==> flow/design.v <==
module MAC (
  input  wire        clk    ,
  input  wire        rst    ,
  input  wire [ 7:0] a_in   ,
  input  wire [ 7:0] w_in   ,
  input  wire [23:0] sum_in ,
  output reg  [23:0] sum_out,
  output wire [ 7:0] a_out  ,
  output wire [ 7:0] w_out
);
  reg [7:0] a_reg, w_reg;
  wire [23:0] sum    ;
  wire [15:0] product;
  assign product = a_reg * w_reg;
  assign sum     = sum_in + product;
  assign a_out   = a_reg;
  assign w_out   = w_reg;
  always @(posedge clk) begin
    a_reg   <= a_in;
    w_reg   <= w_in;
    sum_out <= sum;
  end
endmodule
module Quantization (
  input  wire [23:0] data_in ,
  output wire [ 7:0] data_out
);
  assign data_out = data_in < 255 ? data_in : 255;
endmodule
module Activation (
  input  wire [7:0] data_in ,
  input  wire [7:0] thresh  ,
  output wire [7:0] data_out
);
  assign data_out = data_in < thresh ? 0 : data_in;
endmodule
module Array #(parameter N = 4) (
  input  wire       clk          ,
  input  wire       rst          ,
  input  wire       start        ,
  input  wire [8*N-1:0] a_in    ,
  input  wire [8*N-1:0] w_in    ,
  output wire [8*N-1:0] y_out   ,
  output wire       ready        ,
  output wire       done
);
  wire [ 7:0] mac_a_in   [0:N-1][0:N-1];
  wire [ 7:0] mac_w_in   [0:N-1][0:N-1];
  wire [23:0] mac_sum_in [0:N-1][0:N-1];
  wire [23:0] mac_sum_out[0:N-1][0:N-1];
  wire [ 7:0] mac_a_out  [0:N-1][0:N-1];
  wire [ 7:0] mac_w_out  [0:N-1][0:N-1];
  wire [7:0] quantization[0:N-1];
  wire [7:0] activation  [0:N-1];
  parameter IDLE         = 2'b00;
  parameter LOAD_WEIGHTS = 2'b01;
  parameter COMPUTE      = 2'b10;
  parameter DONE         = 2'b11;
  reg [ 1:0] state, next_state;
  reg [31:0] counter;
  always @(posedge clk or posedge rst) begin
    if (rst) begin
      state <= IDLE;
    end else begin
      state <= next_state;
    end
  end
  always @(*) begin
    case (state)
      IDLE : begin
        next_state <= start ? LOAD_WEIGHTS : IDLE;
      end
      LOAD_WEIGHTS : begin
        next_state <= counter == N-1 ? COMPUTE : LOAD_WEIGHTS;
      end
      COMPUTE : begin
        next_state <= counter == 4*N-1 ? DONE : COMPUTE;
      end
      DONE : begin
        next_state <= IDLE;
      end
      default : next_state <= IDLE;
    endcase
  end
  assign ready = state == IDLE;
  assign done  = state == DONE;
  always @(posedge clk or posedge rst) begin
    if (rst) begin
      counter <= 0;
    end else begin
      if (state == IDLE) begin
        counter <= 0;
      end else begin
        counter <= counter + 1;
      end
    end
  end
  generate
    for (genvar i = 0; i < N; i = i + 1) begin
      for (genvar j = 0; j < N; j = j + 1) begin
        MAC mac_i_j (
          .clk(clk),
          .rst(rst),
          .a_in(mac_a_in[i][j]),
          .w_in(mac_w_in[i][j]),
          .sum_in(mac_sum_in[i][j]),
          .sum_out(mac_sum_out[i][j]),
          .a_out(mac_a_out[i][j]),
          .w_out(mac_w_out[i][j])
        );
        if (j != N-1) begin
          assign mac_a_in[i][j+1] = mac_a_out[i][j];
        end
        if (i != N-1) begin
          assign mac_sum_in[i+1][j] = mac_sum_out[i][j];
        end
        if (i > 0)
          assign mac_w_in[i][j] = state == LOAD_WEIGHTS ? mac_w_out[i-1][j] : mac_w_out[i][j];
      end
      assign mac_sum_in[0][i] = 0;
      assign mac_a_in[i][0]   = a_in[8*i+:8];
      assign mac_w_in[0][i]   = state == LOAD_WEIGHTS ? w_in[8*i+:8] : mac_w_out[0][i];
    end
  endgenerate
  generate
    for (genvar i = 0; i < N; i = i + 1) begin
      Quantization quantization_i (
        .data_in(mac_sum_out[N-1][i]),
        .data_out(quantization[i])
      );
      Activation activation_i (
        .data_in (quantization[i]),
        .thresh  (10             ),
        .data_out(activation[i]  )
      );
      assign y_out[8*i+:8] = activation[i];
    end
  endgenerate
endmodule
module top #(parameter N = 4) (
  input  wire           clk  ,
  input  wire           rst  ,
  input  wire           start,
  input  wire [8*N-1:0] a_in ,
  input  wire [8*N-1:0] w_in ,
  output wire [8*N-1:0] y_out,
  output wire           ready,
  output wire           done
);
  Array #(.N(N)) dut (
    .clk  (clk  ),
    .rst  (rst  ),
    .start(start),
    .a_in (a_in ),
    .w_in (w_in ),
    .y_out(y_out),
    .ready(ready),
    .done (done )
  );
endmodule
# == From RTL to reports: top ==
# What the tools print for top, step after step.
# Lines are those of the file above, counted from 1.
# Operators: Yosys type, input widths -> output width; for muxes data width and select width s.
# A cell with -- has no value.
# inputs
design,top
clock,clk
lib,sky130hd
corner,tt_025C_1v80

# == After elaboration ==
# Yosys after proc, flatten, opt, wreduce and memory -nomap, before mapping. Enables and synchronous resets that opt folds into registers are not counted as muxes. Print and check cells are not counted. Equal cells are merged and count once.
# classes
muxes,13
addsub,13
cmp,8
multipliers,16
eq_ne,5
reduce_and_logical,1
# ops
cell,count
$mul 8x8->16,16
$add 24x16->24,4
$lt 24x8->1 const B,4
$add 17x16->18,4
$add 16x16->17,4
$mux 8,8
$add 32x1->32 const B,1
$eq 32x2->1 const B,1
$eq 32x4->1 const B,1
$lt 8x4->1 const B,4
$mux 32,1
$pmux 2 s4,1
$eq 2x2->1 const B,2
$eq 2x1->1 const B,1
$logic_not 2->1,1
$mux 2,1
$mux 1,2
# word_totals
inputBits,67
ff_bits,614
out_inout_bits,34
elab_cells,106

# == Logic depth ==
# Depth = most cells in a row (Yosys ltp): at word level without a register or memory, in the mapped netlist without a sequential cell, where the memories' decode and read muxes count.
# depth
word_depth,4
ABC_AREA,0
depth_mapped,18
depth_no_buf,17

# == Synthesis result ==
# Yosys stat after the flow's synthesis: flattened, memories mapped to cells. It holds for the ABC_AREA given above (unset counts as 0); a run with the other value may have another netlist.
# The area totals of this step are shown rounded.
# by_type
cell,count
sky130_fd_sc_hd__fa_1,748
sky130_fd_sc_hd__dfxtp_1,408
sky130_fd_sc_hd__ha_1,613
sky130_fd_sc_hd__inv_1,1376
sky130_fd_sc_hd__and2_1,645
sky130_fd_sc_hd__edfxtp_1,128
sky130_fd_sc_hd__nand2_1,493
sky130_fd_sc_hd__xnor2_1,137
sky130_fd_sc_hd__dfrtp_1,35
sky130_fd_sc_hd__a21oi_1,143
sky130_fd_sc_hd__nor2_1,154
sky130_fd_sc_hd__xor2_1,54
sky130_fd_sc_hd__a21o_1,57
sky130_fd_sc_hd__o21ai_0,65
sky130_fd_sc_hd__o21a_1,32
sky130_fd_sc_hd__nor2b_1,35
sky130_fd_sc_hd__nand2b_1,33
sky130_fd_sc_hd__nand4_1,32
# Not listed: further types 62, cells in them 391.
# synth_totals
stdcells,5579
mapped_area_um2,53900
seqArea_um2,12900
flip_flops,572
# By module: a second synthesis without flattening, with its own total; a netlist apart from the flattened one above.
# unflattened
hier_cells,6788
hier_area_um2,62800
# Each row is one instance without its submodules.
# by_module
module,area_um2,mod_seq_area_um2,n_inst,cells
MAC,3620,801,16,391
Array (N=4),3440,902,1,348
Activation,250,0.0,4,33
Quantization,81.3,0.0,4,13
top,0.0,0.0,1,0

# == Path before layout ==
# Path of least setup slack by OpenSTA after synthesis, without wires, with an ideal clock, recovery checks aside; 20% of the period is set as input and as output delay. Where synthesis merged equal registers, the netlist keeps one of their names.
# synth_timing
path_kind,register to register
start,reg dut.genblk1[1].genblk1[2].mac_i_j.a_reg[5]
end,reg dut.genblk1[1].genblk1[2].mac_i_j.sum_out[14]
required_time_ns,4.936
path_slack_ns,0.600
path_stages,16
clock_period_ns,5.0
setup_ns,0.064
arrival_ns,4.337
path_delay_ns,4.401
synth_period_reached_ns,4.4
# "path_delay_ns" = arrival - input delay + setup time.
# "path_stages": output pins that drive a net of the path, with the launching flip-flop's if there is one; two outputs of one cell count as two.
# "synth_period_reached_ns" = period - worst setup slack (recovery checks aside). The figure is calculated, with input and output delays left at 20% of the set period.
# Between the ends stands the longest chain of elaborated cells between them, by number of cells; it is not shown to be the way that was timed. Of several equally long chains one is given.
# Each line given opens the expression or statement behind the cell; cells for indexed reads and writes are added by Yosys, which also makes memories of some case tables.
# synth_via
path_cell_list,sky130_fd_sc_hd__dfxtp_1 sky130_fd_sc_hd__clkbuf_1 sky130_fd_sc_hd__nand2_1 sky130_fd_sc_hd__fa_1 sky130_fd_sc_hd__inv_1 sky130_fd_sc_hd__fa_1 sky130_fd_sc_hd__fa_1 sky130_fd_sc_hd__inv_1 sky130_fd_sc_hd__fa_1 sky130_fd_sc_hd__inv_1 sky130_fd_sc_hd__ha_1 sky130_fd_sc_hd__a2111o_1 sky130_fd_sc_hd__o21ai_1 sky130_fd_sc_hd__o21ai_1 sky130_fd_sc_hd__or4_1 sky130_fd_sc_hd__nand4_1
elab_chain_len,2
cells_between,2
classes_between,add/sub: 1; mul: 1
# synth_lines
element,line,rtl
"start, declared",11,"reg [7:0] a_reg, w_reg;"
"start, assigned",19,a_reg   <= a_in;
$mul 8x8->16,14,
$add 16x16->17,15,
"end, assigned",21,sum_out <= sum;
"end, declared",7,"output reg  [23:0] sum_out,"

# == Path in the finished layout ==
# From the final timing report of record 1: the path of least setup slack in the routed layout; clock arrival at registers is part of the times.
# layout_timing
path_kind,register to register
start,reg dut.genblk1[1].genblk1[2].mac_i_j.a_reg[5]
end,reg dut.genblk1[1].genblk1[2].mac_i_j.sum_out[14]
setup_ns,0.04
arrival_ns,5.76
path_slack_ns,2.99
path_stages,16
required_time_ns,8.75
clock_period_ns,8.13
# Between the ends stands the longest chain of elaborated cells between them, by number of cells; it is not shown to be the way that was timed. Of several equally long chains one is given.
# layout_via
path_cell_list,sky130_fd_sc_hd__dfxtp_1 sky130_fd_sc_hd__clkbuf_1 sky130_fd_sc_hd__nand2_1 sky130_fd_sc_hd__fa_1 sky130_fd_sc_hd__inv_1 sky130_fd_sc_hd__fa_1 sky130_fd_sc_hd__fa_1 sky130_fd_sc_hd__inv_1 sky130_fd_sc_hd__fa_1 sky130_fd_sc_hd__inv_1 sky130_fd_sc_hd__ha_1 sky130_fd_sc_hd__a2111o_1 sky130_fd_sc_hd__o21ai_1 sky130_fd_sc_hd__o21ai_1 sky130_fd_sc_hd__or4_1 sky130_fd_sc_hd__nand4_1
elab_chain_len,2
cells_between,2
classes_between,add/sub: 1; mul: 1
# layout_lines
element,line,rtl
"start, declared",11,"reg [7:0] a_reg, w_reg;"
"start, assigned",19,a_reg   <= a_in;
$mul 8x8->16,14,
$add 16x16->17,15,
"end, assigned",21,sum_out <= sum;
"end, declared",7,"output reg  [23:0] sum_out,"

# Below are 7 stored runs of the flow (Yosys, OpenROAD; platform sky130hd) on top, each with its settings and what was measured, unordered. Constraints: input delay and output delay 20% of the set period each, output load 0.01 pF.
# "worst_path_ns" means the part of the period allowed to the worst setup path (the constraints hold back 20% at inputs and 20% at outputs) less its slack; where the path has registers, the arrival times of their clocks count too.
# By "power.total_uw" is meant OpenSTA's value without simulated activity: inputs other than the clock are taken to toggle once in ten clock periods, and the tool carries that through the logic.
# Values from the reports are rounded here.
# Settings: - = not set for that run.
# Among the results, - means that no value is shown for the run.
setting or result,record 1,record 2,record 3,record 4,record 5,record 6,record 7
CAP_MARGIN,30,20,10,20,20,30,20
CELL_PAD_IN_SITES_DETAIL_PLACEMENT,2,0,2,-,-,1,-
CORE_MARGIN,10,2,10,2,2,10,2
CORE_UTILIZATION,27,67,47,17,40,27,71
CTS_CLUSTER_DIAMETER,378,134,-,-,-,378,145
CTS_CLUSTER_SIZE,82,-,46,-,-,82,-
GPL_ROUTABILITY_DRIVEN,0,-,-,0,0,0,0
GPL_TIMING_DRIVEN,0,0,0,-,-,0,1
MAX_ROUTING_LAYER,met5,met5,met4,-,-,met5,met4
MIN_ROUTING_LAYER,met1,met2,met2,-,-,met2,-
PLACE_DENSITY_LB_ADDON,0.15,-,0.3,-,-,-,-
SETUP_SLACK_MARGIN,-0.28,-,0.02,-,-,-0.28,0.59
period_ns,8.13,2.92,3.04,5.0,5.0,5.0,7.76
SLEW_MARGIN,20,20,20,25,25,20,20
CELL_PAD_IN_SITES_GLOBAL_PLACEMENT,-,0,2,2,-,-,-
CORE_ASPECT_RATIO,-,1.52,0.97,0.5,-,-,-
PLACE_DENSITY,-,0.59,-,-,-,-,-
TNS_END_PERCENT,-,90,50,-,-,-,-
HOLD_SLACK_MARGIN,-,-,-,0.21,0.21,-,-
ABC_AREA,-,-,-,-,-,-,0
die_footprint_um2,218000,82800,-,322000,138000,218000,78100
synth_chip_area_um2,53900,53900,-,53900,53900,53900,53900
fin_util_pct,29.6,83.3,-,19.9,44.7,29.6,77.1
worst_path_ns,5.14,4.60,-,4.71,4.72,4.99,4.62
worstPathKind,register to register,register to register,-,register to register,register to register,register to register,register to register
ws_setup_ns,2.99,-1.68,-,0.287,0.284,0.012,3.14
fin_tns_ns,0.000,-222,-,0.000,0.000,0.000,0.000
power.total_uw,18500,76200,-,33300,32800,30300,20900
layout_stdcell_area_um2,58600,66600,-,63000,59700,58600,58300
# Record 3: stopped before the end: clock tree synthesis reported DPL-0033
